==> flow/design.v <==
module ALU(A, B, op, zero, out);
	input signed[31:0] A, B;
	input[2:0] op;
	output zero;
	output[31:0] out;
	assign out = (op==3'b000) ? A + B:
			(op==3'b001) ? A - B:
			(op==3'b010) ? A & B:
			(op==3'b011) ? A | B:
			(op==3'b100) ? A ^ B:
			(op==3'b101) ? ((A < B)? 1 : 0) : 0;
	assign zero = ~|out;
endmodule
module adder32bit(A, B, out);
	input[31:0] A, B;
	output[31:0] out;
	assign out = A + B;
endmodule
module controller(op, func3, func7, regWrite, resultSrc, memWrite, jal, branch, jalr, ALUControl, ALUSrc, immSrc);
	input[6:0] op, func7;
	input[2:0] func3;
	output reg[2:0] ALUControl, immSrc;
	output reg[1:0] resultSrc;
	output reg memWrite, jal, branch, jalr, ALUSrc, regWrite;
	parameter[6:0] RTYPE = 7'b0110011, ITYPE = 7'b0010011, STYPE = 7'b0100011, JTYPE = 7'b1101111,
		 BTYPE = 7'b1100011, UTYPE = 7'b0110111, LWTYPE = 7'b0000011, JALRTYPE = 7'b1100111;
	parameter[9:0] ADD = 10'b0000000000, SUB = 10'b0100000000, AND = 10'b0000000111, OR = 10'b0000000110, SLT = 10'b0000000010;
	parameter[2:0] LW = 3'b010, ADDI = 3'b000, XORI = 3'b100, ORI = 3'b110, SLTI = 3'b010, JALR = 3'b000, 
			SW = 3'b010,
			BEQ = 3'b000, BNE = 3'b001, BLT = 3'b100, BGE = 3'b101; 
	always@(op, func3, func7)
	begin
		{regWrite, resultSrc, memWrite, jal, branch, jalr, ALUControl, ALUSrc, immSrc} = 14'b0;
		case(op)
			RTYPE:
			begin
				{regWrite, resultSrc, memWrite, jal, branch, jalr, ALUSrc} = 8'b1000_0000;
				case({func7, func3})
					ADD: ALUControl = 3'b000;
					SUB: ALUControl = 3'b001;
					AND: ALUControl = 3'b010;
					OR: ALUControl = 3'b011;
					SLT: ALUControl = 3'b101;
				endcase
			end
			ITYPE:
			begin
				{regWrite, resultSrc, memWrite, jal, branch, jalr, ALUSrc, immSrc} = 11'b1000_0001_000;
				case(func3)
					ADDI: ALUControl = 3'b000;
					XORI: ALUControl = 3'b100;
					ORI: ALUControl = 3'b011;
					SLTI: ALUControl = 3'b101;
				endcase
			end
			STYPE: {regWrite, memWrite, jal, branch, jalr, ALUControl, ALUSrc, immSrc} = 12'b0100_0000_1001;
			JTYPE: {regWrite, resultSrc, memWrite, jal, branch, jalr, immSrc} = 10'b1100_1000_10;
			BTYPE: 
			begin
				{regWrite, memWrite, jal, branch, jalr, ALUSrc, immSrc} = 9'b0001_0001_1;
				case(func3)
					BEQ:
					begin
						ALUControl <= 3'b001;
					end
					BNE:
					begin
						ALUControl <= 3'b001;
					end
					BLT:
					begin
						ALUControl <= 3'b101;
					end
					BGE:
					begin
						ALUControl <= 3'b101;
					end
				endcase
			end
			UTYPE: {regWrite, resultSrc, memWrite, jal, branch, jalr, immSrc} = 10'b1110_0001_00;
			LWTYPE: {regWrite, resultSrc, memWrite, jal, branch, jalr, ALUControl, ALUSrc, immSrc} = 14'b1010_0000_0010_00;
			JALRTYPE: {regWrite, resultSrc, memWrite, jal, branch, jalr, ALUControl, ALUSrc, immSrc} = 14'b1100_0010_0010_00;
		endcase
	end
endmodule
module decoder(jalr, jal, branch, zero, LSB, func3, PCSrc);
	input jalr, jal, branch, zero, LSB;
	input[2:0] func3;
	output reg[1:0] PCSrc;
	parameter[2:0] BEQ = 3'b000, BNE = 3'b001, BLT = 3'b100, BGE = 3'b101;
	always@(jalr, jal, branch, zero, LSB, func3)
	begin
		if(jal)
			PCSrc = 2'b01;
		else if(jalr)
			PCSrc = 2'b10;
		else if(branch)
		begin
			case(func3)
				BEQ: PCSrc = zero ? 2'b01 : 2'b00;
				BNE: PCSrc = zero ? 2'b00 : 2'b01;
				BLT: PCSrc = LSB ? 2'b01 : 2'b00;
				BGE: PCSrc = LSB ? 2'b00 : 2'b01;
				default: PCSrc = 2'b00;
			endcase
		end
		else
			PCSrc = 2'b00;
	end
endmodule
module FDReg(clk, en, clr, instRF, PCF, PCPlus4F, instRD, PCD, PCPlus4D);
	input clk, en, clr;
	input[31:0] instRF, PCF, PCPlus4F;
	output reg[31:0] instRD, PCD, PCPlus4D;
	always@(posedge clk)
	begin
		if(clr)
			{instRD, PCD, PCPlus4D} <= 96'b0;
		else if(~en) 
			{instRD, PCD, PCPlus4D} <= {instRF, PCF, PCPlus4F};
		else
			{instRD, PCD, PCPlus4D} <= {instRD, PCD, PCPlus4D};
	end
endmodule
module DEReg(clk, clr, regWriteD, resultSrcD, memWriteD, jalD, branchD, jalrD, ALUControlD, ALUSrcD,func3D ,RD1D, RD2D, PCD, RS1D, RS2D, RDD,
		immExtD, PCPlus4D, regWriteE, resultSrcE, memWriteE, jalE, branchE, jalrE, ALUControlE, ALUSrcE, func3E, RD1E, RD2E, PCE, RS1E,
		RS2E, RDE, immExtE, PCPlus4E);
	input clk, clr;
	input regWriteD;
	input[1:0] resultSrcD;
	input memWriteD, jalD, branchD, jalrD;
	input[2:0] ALUControlD;
	input ALUSrcD;
	input[2:0] func3D;
	input[31:0] RD1D, RD2D, PCD;
	input[4:0] RS1D, RS2D, RDD;
	input[31:0] immExtD, PCPlus4D;
	output reg regWriteE;
	output reg[1:0] resultSrcE;
	output reg memWriteE, jalE, branchE, jalrE;
	output reg[2:0] ALUControlE;
	output reg ALUSrcE;
	output reg[2:0] func3E;
	output reg[31:0] RD1E, RD2E, PCE;
	output reg[4:0] RS1E, RS2E, RDE;
	output reg[31:0] immExtE, PCPlus4E;
	always@(posedge clk)
	begin
		if(clr)
			{regWriteE, resultSrcE, memWriteE, jalE, branchE, jalrE, ALUControlE, ALUSrcE, func3E, RD1E, RD2E, PCE, RS1E, RS2E,
			RDE, immExtE, PCPlus4E} <= 0;
		else
			{regWriteE, resultSrcE, memWriteE, jalE, branchE, jalrE, ALUControlE, ALUSrcE, func3E, RD1E, RD2E, PCE, RS1E, RS2E, RDE,
			immExtE, PCPlus4E} <= {regWriteD, resultSrcD, memWriteD, jalD, branchD, jalrD, ALUControlD, ALUSrcD, func3D, RD1D, RD2D,
			PCD, RS1D, RS2D, RDD, immExtD, PCPlus4D};
	end
endmodule
module EMReg(clk, rst, regWriteE, resultSrcE, memWriteE, ALUResultE, writeDataE, RDE, immExtE, PCPlus4E, regWriteM, resultSrcM, memWriteM,
		ALUResultM, writeDataM, RDM, immExtM, PCPlus4M);
	input clk, rst;
	input regWriteE;
	input[1:0] resultSrcE;
	input memWriteE;
	input[31:0] ALUResultE, writeDataE;
	input[4:0] RDE;
	input[31:0] immExtE, PCPlus4E;
	output reg regWriteM;
	output reg[1:0] resultSrcM;
	output reg memWriteM;
	output reg[31:0] ALUResultM, writeDataM;
	output reg[4:0] RDM;
	output reg[31:0] immExtM, PCPlus4M;
	always@(posedge clk)
	begin
		if(rst)
			{regWriteM, resultSrcM, memWriteM} <= 0;
		else
		{regWriteM, resultSrcM, memWriteM, ALUResultM, writeDataM, RDM, immExtM, PCPlus4M} <= {regWriteE, resultSrcE, memWriteE,
		ALUResultE, writeDataE, RDE, immExtE, PCPlus4E};
	end
endmodule
module MWReg(clk, rst, regWriteM, resultSrcM, ALUResultM, readDataM, RDM, immExtM, PCPlus4M, regWriteW, resultSrcW, ALUResultW, readDataW, RDW,
		immExtW, PCPlus4W);
	input clk, rst;
	input regWriteM;
	input[1:0] resultSrcM;
	input[31:0] ALUResultM, readDataM;
	input[4:0] RDM;
	input[31:0] immExtM, PCPlus4M;
	output reg regWriteW;
	output reg[1:0] resultSrcW;
	output reg[31:0] ALUResultW, readDataW;
	output reg[4:0] RDW;
	output reg[31:0] immExtW, PCPlus4W;
	always@(posedge clk)
	begin
		if(rst)
			{regWriteW, resultSrcW} <= 0;
		else
		{regWriteW, resultSrcW, ALUResultW, readDataW, RDW, immExtW, PCPlus4W} <= {regWriteM, resultSrcM, ALUResultM, readDataM, RDM,
		immExtM, PCPlus4M};
	end
endmodule
module hazardUnit(RS1D, RS2D, RS1E, RS2E, RDE, PCSrcE, resultSrcE, RDM, regWriteM, RDW, regWriteW, resultSrcM, resultSrcW, stallF, stallD, flushD, flushE, forwardAE,
		forwardBE);
	input[4:0] RS1D, RS2D, RS1E, RS2E, RDE;
	input[1:0] PCSrcE, resultSrcE;
	input[4:0] RDM;
	input regWriteM;
	input[4:0] RDW;
	input regWriteW;
	input[1:0] resultSrcM, resultSrcW;
	output reg stallF, stallD, flushD, flushE;
	output reg[1:0] forwardAE, forwardBE;
	reg lwStall;
	always@(RS1D, RS2D, RS1E, RS2E, RDE, PCSrcE, resultSrcE, RDM, regWriteM, RDW, regWriteW, resultSrcM, resultSrcW)
	begin
		{stallF, stallD, flushD, flushE, forwardAE, forwardBE} = 0; 
		if(RS1E == RDM && resultSrcM==2'b11 && RS1E!=0)
			forwardAE = 2'b11;
		else if (((RS1E == RDM) && regWriteM) && RS1E!=0)
			forwardAE = 2'b10;
		else if ((RS1E == RDW && regWriteW && RS1E!=0) || (RS1E == RDW && resultSrcW==2'b11 && RS1E!=0))
			forwardAE = 2'b01;
		else
			forwardAE = 2'b00;
		if(RS2E == RDM && resultSrcM==2'b11 && RS2E!=0)
			forwardBE = 2'b11;
		else if (((RS2E == RDM) && regWriteM) && RS2E!=0)
			forwardBE = 2'b10;
		else if ((RS2E == RDW && regWriteW && RS2E!=0) || (RS2E == RDW && resultSrcW==2'b11 && RS2E!=0))
			forwardBE = 2'b01;
		else
			forwardBE = 2'b00;
		if(((RS1D == RDE) || (RS2D == RDE)) && (resultSrcE == 2'b01))
			lwStall = 1'b1;
		else
			lwStall = 1'b0;
		{stallF, stallD} = {lwStall, lwStall};
		if(PCSrcE != 2'b00)
			flushD = 1'b1;
		else
			flushD = 1'b0;
		if(PCSrcE != 2'b00 || lwStall == 1)
			flushE = 1'b1;
		else
			flushE = 1'b0;
	end
endmodule
module immExtend(in, immSrc, out);
	input[31:7] in;
	input[2:0] immSrc;
	output[31:0] out;
	assign out = (immSrc == 3'b000) ? {{20{in[31]}}, in[31:20]}:
		(immSrc == 3'b001) ? {{20{in[31]}}, in[31:25], in[11:7]}:
		(immSrc == 3'b010) ? {{12{in[31]}}, in[31], in[19:12], in[20], in[30:21], 1'b0}:
		(immSrc == 3'b011) ? {{19{in[31]}}, in[31], in[7], in[30:25], in[11:8], 1'b0}:
		(immSrc == 3'b100) ? {in[31:12], 12'b0}:
		32'b0;
endmodule
module mux2to1(i0, i1, sel, out);
	input[31:0] i0, i1;
	input sel;
	output[31:0] out;
	assign out = (sel==1'b0) ? i0:
			(sel==1'b1) ? i1 : 0;
endmodule
module mux3to1(i0, i1, i2, sel, out);
	input[31:0] i0, i1, i2;
	input[1:0] sel;
	output[31:0] out;
	assign out = (sel==2'b00) ? i0:
			(sel==2'b01) ? i1:
			(sel==2'b10) ? i2: 0;
endmodule
module mux4to1(i0, i1, i2, i3, sel, out);
	input[31:0] i0, i1, i2, i3;
	input[1:0] sel;
	output[31:0] out;
	assign out = (sel==2'b00) ? i0:
			(sel==2'b01) ? i1:
			(sel==2'b10) ? i2:
			(sel==2'b11) ? i3: 0;
endmodule
module reg32bit(in, clk, rst, en, out);
	input[31:0] in;
	input clk, rst, en;
	output reg[31:0] out;
	always@(posedge clk)
	begin
		if(rst)
			out <= 32'b0;
		else if(~en)
			out <= in;
		else
			out <= out;
	end
endmodule
module regFile(A1, A2, A3, WD, regWrite, clk, RD1, RD2);
	input[4:0] A1, A2, A3;
	input[31:0] WD;
	input regWrite, clk;
	output[31:0] RD1, RD2;
	reg[31:0] mem[0:31];
	assign RD1 = (A1 == 5'b0) ? 32'b0 : mem[A1];
	assign RD2 = (A2 == 5'b0) ? 32'b0 : mem[A2];
	always@(negedge clk) 
	begin
		if(regWrite && A3!=32'b0)
			mem[A3] <= WD;
		else
			mem[A3] <= mem[A3];
	end
endmodule
module dataPath(clk, rst, instRF, readDataM, PCFOut, ALUResultMOut, writeDataMOut, memWriteMOut, regWriteD, resultSrcD, memWriteD, jalD, branchD, jalrD, ALUControlD, ALUSrcD, immSrcD, stallF, stallD, flushD, 
		flushE, forwardAE, forwardBE, op, func3, func7, RS1DOut, RS2DOut, RS1EOut, RS2EOut, RDEOut, PCSrcEOut, resultSrcEOut,
		RDMOut, regWriteMOut, RDWOut, regWriteWOut, resultSrcMOut, resultSrcWOut);
	input clk, rst;
	input[31:0] instRF, readDataM;
	output[31:0] PCFOut, ALUResultMOut, writeDataMOut;
	output memWriteMOut;
	input regWriteD;
	input[1:0] resultSrcD;
	input memWriteD, jalD, branchD, jalrD;
	input[2:0] ALUControlD;
	input ALUSrcD;
	input[2:0] immSrcD;
	input stallF, stallD, flushD, flushE;
	input[1:0] forwardAE, forwardBE;
	output[6:0] op;
	output[2:0] func3;
	output[6:0] func7;
	output[4:0] RS1DOut, RS2DOut;
	output[4:0] RS1EOut, RS2EOut, RDEOut;
	output[1:0] PCSrcEOut, resultSrcEOut;
	output[4:0] RDMOut;
	output regWriteMOut;
	output[4:0] RDWOut;
	output regWriteWOut;
	output[1:0] resultSrcMOut, resultSrcWOut;
	wire[31:0] PCFNext, PCF, PCPlus4F;
	wire[31:0] instRD;
	wire[2:0] func3D; 
	wire[31:0] RD1D, RD2D, PCD;
	wire[4:0] RS1D, RS2D, RDD; 
	wire[31:0] immExtD, PCPlus4D;
	wire regWriteE;
	wire[1:0] resultSrcE;
	wire memWriteE, jalE, branchE, jalrE;
	wire[2:0] ALUControlE;
	wire ALUSrcE;
	wire[2:0] func3E;
	wire[31:0] RD1E, RD2E, PCE;
	wire[4:0] RS1E, RS2E, RDE;
	wire[31:0] immExtE, PCPlus4E;
	wire[31:0] srcAE, srcBE, writeDataE, ALUResultE, PCTargetE;
	wire zeroE;
	wire regWriteM;
	wire[1:0] resultSrcM;
	wire memWriteM;
	wire[31:0] ALUResultM, writeDataM;
	wire[4:0] RDM;
	wire[31:0] immExtM, PCPlus4M;
	wire regWriteW;
	wire[1:0] resultSrcW;
	wire[31:0] ALUResultW, readDataW;
	wire[4:0] RDW;
	wire[31:0] immExtW, PCPlus4W, resultW;
	wire[1:0] PCSrcE;
	mux3to1 PCMux(PCPlus4F, PCTargetE, ALUResultE, PCSrcE, PCFNext);
	reg32bit PCReg(PCFNext, clk, rst, stallF, PCF);
	adder32bit addWith4(PCF, 4, PCPlus4F);
	FDReg myFDReg(clk, stallD, flushD | rst, instRF, PCF, PCPlus4F, instRD, PCD, PCPlus4D);
	regFile myRegFile(instRD[19:15], instRD[24:20], RDW, resultW, regWriteW, clk, RD1D, RD2D);
	immExtend myImmExt(instRD[31:7], immSrcD, immExtD);
	DEReg myDEReg(clk, flushE | rst, regWriteD, resultSrcD, memWriteD, jalD, branchD, jalrD, ALUControlD, ALUSrcD, func3D, RD1D, RD2D, PCD, RS1D,
			RS2D, RDD, immExtD, PCPlus4D, regWriteE, resultSrcE, memWriteE, jalE, branchE, jalrE, ALUControlE, ALUSrcE, func3E,
			RD1E, RD2E, PCE, RS1E, RS2E, RDE, immExtE, PCPlus4E);
	mux4to1 forwardAMux(RD1E, resultW, ALUResultM, immExtM, forwardAE, srcAE);
	mux4to1 forwardBMux(RD2E, resultW, ALUResultM, immExtM,forwardBE, writeDataE);
	mux2to1 srcBEMux(writeDataE, immExtE, ALUSrcE, srcBE);
	adder32bit addWithImm(PCE, immExtE, PCTargetE);
	ALU myALU(srcAE, srcBE, ALUControlE, zeroE, ALUResultE);
	EMReg myEMReg(clk, rst, regWriteE, resultSrcE, memWriteE, ALUResultE, writeDataE, RDE, immExtE, PCPlus4E, regWriteM, resultSrcM, memWriteM,
		ALUResultM, writeDataM, RDM, immExtM, PCPlus4M);
	MWReg myMWReg(clk, rst, regWriteM, resultSrcM, ALUResultM, readDataM, RDM, immExtM, PCPlus4M, regWriteW, resultSrcW, ALUResultW, readDataW,
			RDW, immExtW, PCPlus4W);
	mux4to1 resultMux(ALUResultW, readDataW, PCPlus4W, immExtW, resultSrcW, resultW);
	decoder DCD(jalrE, jalE, branchE, zeroE, ALUResultE[0], func3E, PCSrcE);
	assign func3D = instRD[14:12];
	assign RS1D = instRD[19:15];
	assign RS2D = instRD[24:20];
	assign RDD = instRD[11:7];
	assign op = instRD[6:0];
	assign func3 = instRD[14:12];
	assign func7 = instRD[31:25];
	assign PCFOut = PCF;
	assign ALUResultMOut = ALUResultM;
	assign writeDataMOut = writeDataM;
	assign memWriteMOut = memWriteM;
	assign RS1DOut = RS1D;
	assign RS2DOut = RS2D;
	assign RS1EOut = RS1E;
	assign RS2EOut = RS2E;
	assign RDEOut = RDE;
	assign PCSrcEOut = PCSrcE;
	assign resultSrcEOut = resultSrcE;
	assign RDMOut = RDM;
	assign regWriteMOut = regWriteM;
	assign RDWOut = RDW;
	assign regWriteWOut = regWriteW;
	assign resultSrcMOut = resultSrcM;
	assign resultSrcWOut = resultSrcW;
endmodule
module CPU(clk, rst, imem_addr, imem_rdata, dmem_addr, dmem_wdata, dmem_we, dmem_rdata);
	input clk, rst;
	output[31:0] imem_addr;
	input[31:0] imem_rdata;
	output[31:0] dmem_addr, dmem_wdata;
	output dmem_we;
	input[31:0] dmem_rdata;
	wire[4:0] RS1D, RS2D, RS1E, RS2E, RDE;
	wire[1:0] PCSrcE, resultSrcE;
	wire[4:0] RDM;
	wire regWriteM;
	wire[4:0] RDW;
	wire regWriteW, stallF, stallD, flushD, flushE;
	wire[1:0] forwardAE, forwardBE;
	wire[1:0] resultSrcM, resultSrcW;
	wire[6:0] op;
	wire[2:0] func3;
	wire[6:0] func7;
	wire regWrite;
	wire[1:0] resultSrc;
	wire memWrite, jal, branch, jalr;
	wire[2:0] ALUControl;
	wire ALUSrc;
	wire[2:0] immSrc;
	hazardUnit HU(RS1D, RS2D, RS1E, RS2E, RDE, PCSrcE, resultSrcE, RDM, regWriteM, RDW, regWriteW, resultSrcM, resultSrcW, stallF,
			stallD, flushD, flushE, forwardAE, forwardBE);
	dataPath DP(clk, rst, imem_rdata, dmem_rdata, imem_addr, dmem_addr, dmem_wdata, dmem_we, regWrite, resultSrc, memWrite, jal, branch, jalr, ALUControl, ALUSrc, immSrc, stallF, stallD, flushD, 
		flushE, forwardAE, forwardBE, op, func3, func7, RS1D, RS2D, RS1E, RS2E, RDE, PCSrcE, resultSrcE,
		RDM, regWriteM, RDW, regWriteW, resultSrcM, resultSrcW);
	controller CU(op, func3, func7, regWrite, resultSrc, memWrite, jal, branch, jalr, ALUControl, ALUSrc, immSrc);
endmodule
; ---- Tool chain data of CPU
; Each step is given for the RTL above and for the edited RTL.
; Lines under "orig" count in the file above, lines under "edited" in the edited file.
; "change" is "edited" less "orig", of the values as shown; "change_rel_pct" is that difference over "orig", in percent.
; Library cell names are shortened.
; A cell with -- has no value.
[setup]
design = CPU
clock = clk
cell_library = sky130hd
lib_corner = tt_025C_1v80

; ---- The edit
; The edit as a unified diff against the file above.
; A script made this edit. It changes what the design does and was not meant as an optimisation.
; begin of diff
@@ -413,11 +413,13 @@
 	assign resultSrcWOut = resultSrcW;
 endmodule
-module CPU(clk, rst, imem_addr, imem_rdata, dmem_addr, dmem_wdata, dmem_we, dmem_rdata);
+module CPU(clk, rst, imem_addr, imem_rdata_pad, dmem_addr, dmem_wdata, dmem_we, dmem_rdata);
 	input clk, rst;
 	output[31:0] imem_addr;
-	input[31:0] imem_rdata;
+	input[31:0] imem_rdata_pad;
 	output[31:0] dmem_addr, dmem_wdata;
 	output dmem_we;
 	input[31:0] dmem_rdata;
+	reg [31:0] imem_rdata;
+	always @(posedge clk) imem_rdata <= imem_rdata_pad;
 	wire[4:0] RS1D, RS2D, RS1E, RS2E, RDE;
 	wire[1:0] PCSrcE, resultSrcE;
; end of diff

; ---- Elaborated design
; Source: Yosys, flattened and elaborated, memories not mapped. Widths are those after wreduce. Print and check cells do not count. Equal cells are merged and count once.
; Yosys's memory passes give these memory sizes; they may raise the number of words (mostly to a power of two), join words into wider ones and drop unused or constant bits.
[bits]
columns = item, orig, edited, change, change_rel_pct
row1 = clocked_rd_ports_x_width, 64, 64, 0, 0.00
row2 = out_inout_bits, 97, 97, 0, 0.00
row3 = ff_bits, 526, 558, 32, 6.08
row4 = ram_bits, 1024, 1024, 0, 0.00
row5 = word_cells, 202, 203, 1, 0.50
row6 = input_bits, 66, 66, 0, 0.00
row7 = n_memories, 1, 1, 0, 0.00
[op_classes]
columns = item, orig, edited, change, change_rel_pct
row1 = logic, 6, 6, 0, 0.00
row2 = eq_ne, 49, 49, 0, 0.00
row3 = muxes, 62, 62, 0, 0.00
row4 = addsub, 4, 4, 0, 0.00
row5 = reduce_logical, 45, 45, 0, 0.00
row6 = n_cmp, 1, 1, 0, 0.00
[memory_table]
columns = item, orig, edited
row1 = memory_list, DP.myRegFile.mem 32x32 r2 w1, DP.myRegFile.mem 32x32 r2 w1
[ops]
columns = cell, orig, edited, change, change_rel_pct
row1 = 32-bit two-way mux, 29, 29, 0, 0.00
row2 = 1-bit two-way mux, 19, 19, 0, 0.00
row3 = 1-bit logical AND, 18, 18, 0, 0.00
row4 = 2-bit equality test with constant B, 8, 8, 0, 0.00
row5 = 3-bit equality test with constant B, 8, 8, 0, 0.00
row6 = 2-bit two-way mux, 7, 7, 0, 0.00
row7 = 5-bit equality test, 6, 6, 0, 0.00
row8 = 2-bit by 1-bit equality test with 1-bit output with constant B, 5, 5, 0, 0.00
row9 = 3-bit by 2-bit equality test with 1-bit output with constant B, 5, 5, 0, 0.00
row10 = 2-bit OR reduction, 5, 5, 0, 0.00
row11 = 3-bit by 1-bit equality test with 1-bit output with constant B, 4, 4, 0, 0.00
row12 = 2-bit zero test, 4, 4, 0, 0.00
row13 = 3-bit zero test, 4, 4, 0, 0.00
row14 = 1-bit logical OR, 4, 4, 0, 0.00
row15 = 7-bit by 6-bit equality test with 1-bit output with constant B, 3, 3, 0, 0.00
row16 = 7-bit equality test with constant B, 3, 3, 0, 0.00
row17 = 1-bit OR, 3, 3, 0, 0.00
row18 = 5-bit nonzero test, 3, 3, 0, 0.00
row19 = 32-bit adder, 2, 2, 0, 0.00
row20 = 10-bit by 3-bit equality test with 1-bit output with constant B, 2, 2, 0, 0.00
row21 = 5-bit zero test, 2, 2, 0, 0.00
row22 = 3-bit parallel mux with 3-bit select, 2, 2, 0, 0.00
row23 = 3-bit parallel mux with 4-bit select, 2, 2, 0, 0.00
row24 = 32-bit by 3-bit adder with 32-bit output with constant B, 1, 1, 0, 0.00
row25 = 32-bit bitwise AND, 1, 1, 0, 0.00
row26 = 10-bit by 2-bit equality test with 1-bit output with constant B, 1, 1, 0, 0.00
row27 = 10-bit by 9-bit equality test with 1-bit output with constant B, 1, 1, 0, 0.00
row28 = 7-bit by 2-bit equality test with 1-bit output with constant B, 1, 1, 0, 0.00
; The list need not be complete.

; ---- Logic depth
; Depth = most cells in a row (Yosys ltp): at word level without a register or memory, in the mapped netlist without a sequential cell, where the memories' decode and read muxes count.
[depth]
columns = item, orig, edited, change, change_rel_pct
row1 = word_depth, 32, 32, 0, 0.00
row2 = ABC_AREA, 0, 0, --, --
row3 = depth_mapped, 32, 33, 1, 3.12
row4 = ltp_nobuf, 29, 29, 0, 0.00

; ---- After synthesis
; Source: synth_stat.txt of the flow (Yosys; design flattened, memories mapped). It holds for the ABC_AREA given above (unset counts as 0); a run with the other value may have another netlist.
[mapped]
columns = item, orig, edited, change, change_rel_pct
row1 = cell_count, 4971, 4998, 27, 0.54
row2 = yosys_area_um2, 76037.9, 76629.7, 591.8, 0.78
row3 = seq_area_um2, 45143.3, 45783.9, 640.6, 1.42
row4 = ff_cells, 1610, 1642, 32, 1.99
row5 = n_buf, 352, 339, -13, -3.69
[types]
columns = cell, orig, edited, change, change_rel_pct
row1 = dfxtp_1, 320, 352, 32, 10.00
row2 = a31oi_1, 27, 11, -16, -59.26
row3 = nand2_1, 349, 363, 14, 4.01
row4 = a22oi_1, 32, 19, -13, -40.62
row5 = o22ai_1, 7, 19, 12, 171.43
row6 = nor2b_1, 41, 30, -11, -26.83
row7 = a21o_1, 38, 27, -11, -28.95
row8 = xnor2_1, 67, 57, -10, -14.93
row9 = o21a_1, 46, 56, 10, 21.74
row10 = clkbuf_1, 262, 253, -9, -3.44
row11 = nor3_1, 60, 69, 9, 15.00
row12 = o211ai_1, 14, 22, 8, 57.14
row13 = or3_1, 20, 27, 7, 35.00
row14 = or4_1, 15, 8, -7, -46.67
row15 = a311oi_1, 13, 6, -7, -53.85
row16 = a211o_1, 5, 12, 7, 140.00
row17 = a21boi_0, 2, 9, 7, 350.00
row18 = a21oi_1, 216, 210, -6, -2.78
; The list need not be complete.
; The figures by module come from a second, unflattened synthesis with its own total; it is not the netlist above.
[unflattened]
columns = item, orig, edited, change, change_rel_pct
row1 = cells_unflattened, 5143, 5175, 32, 0.62
row2 = hier_area_um2, 79742.7, 80383.3, 640.6, 0.80
; Rows give one instance, submodules left out.
[by_module_orig]
columns = mod, instances, cells, seq_area_um2, mod_area_um2
row1 = regFile, 1, 2289, 30749.5, 47091.4
row2 = ALU, 1, 876, 0.0, 5711.7
row3 = DEReg, 1, 399, 3783.6, 5647.9
row4 = EMReg, 1, 142, 4073.9, 4102.7
row5 = MWReg, 1, 140, 4053.9, 4076.4
row6 = adder32bit, 2, 232, 0.0, 1720.4
row7 = FDReg, 1, 310, 1921.8, 3429.5
row8 = mux4to1, 3, 39, 0.0, 814.5
row9 = reg32bit, 1, 103, 640.6, 1163.6
row10 = mux3to1, 1, 77, 0.0, 787.0
row11 = mux2to1, 1, 36, 0.0, 544.3
row12 = hazardUnit, 1, 67, 0.0, 500.5
row13 = immExtend, 1, 67, 0.0, 411.6
row14 = controller, 1, 47, 0.0, 334.1
; orig: Further modules, not shown: 3.
[by_module_edited]
columns = mod, instances, cells, seq_area_um2, mod_area_um2
row1 = regFile, 1, 2289, 30749.5, 47091.4
row2 = ALU, 1, 876, 0.0, 5711.7
row3 = DEReg, 1, 399, 3783.6, 5647.9
row4 = EMReg, 1, 142, 4073.9, 4102.7
row5 = MWReg, 1, 140, 4053.9, 4076.4
row6 = adder32bit, 2, 232, 0.0, 1720.4
row7 = FDReg, 1, 310, 1921.8, 3429.5
row8 = mux4to1, 3, 39, 0.0, 814.5
row9 = reg32bit, 1, 103, 640.6, 1163.6
row10 = mux3to1, 1, 77, 0.0, 787.0
row11 = CPU, 1, 32, 640.6, 640.6
row12 = mux2to1, 1, 36, 0.0, 544.3
row13 = hazardUnit, 1, 67, 0.0, 500.5
row14 = immExtend, 1, 67, 0.0, 411.6
; edited: Further modules, not shown: 3.

; ---- Flow runs
; Both versions went through the flow (Yosys, OpenROAD) with the same settings in each pair. Constraints: input delay and output delay 20% of the set period each, output load 0.01 pF.
[flow_settings_set_A]
CORE_UTILIZATION = 40
period_ns = 9.75
CAP_MARGIN = 20
CORE_MARGIN = 2
SLEW_MARGIN = 20
[results_set_A]
columns = item, orig, edited, change, change_rel_pct
row1 = fin_tns_ps, 0, 0, 0, --
row2 = timing.setup.ws_ps, 710, 836, 126, --
row3 = yosys.chip_area_um2, 76037.9, 76629.7, 591.8, 0.78
row4 = finalCellArea_um2, 91353.9, 91909.4, 555.5, 0.61
row5 = achieved_clock_period_ps, 9040, 8914, -126, -1.39
row6 = final_die_area_um2, 193600.0, 195090.0, 1490.0, 0.77
row7 = worst_hold_slack_ps, 383, 388, 5, --
row8 = finish.utilization_pct, 48.2, 48.3, 0.1, --
row9 = fin_power_mw, 18.466, 18.687, 0.221, 1.20
; "achieved_clock_period_ps" is the run's clock period less its worst setup slack. It is reckoned from that one timing run; input and output delays stay at 20% of the period that was set.
; "fin_power_mw": no workload was simulated; the value follows from the tool's default switching activity.
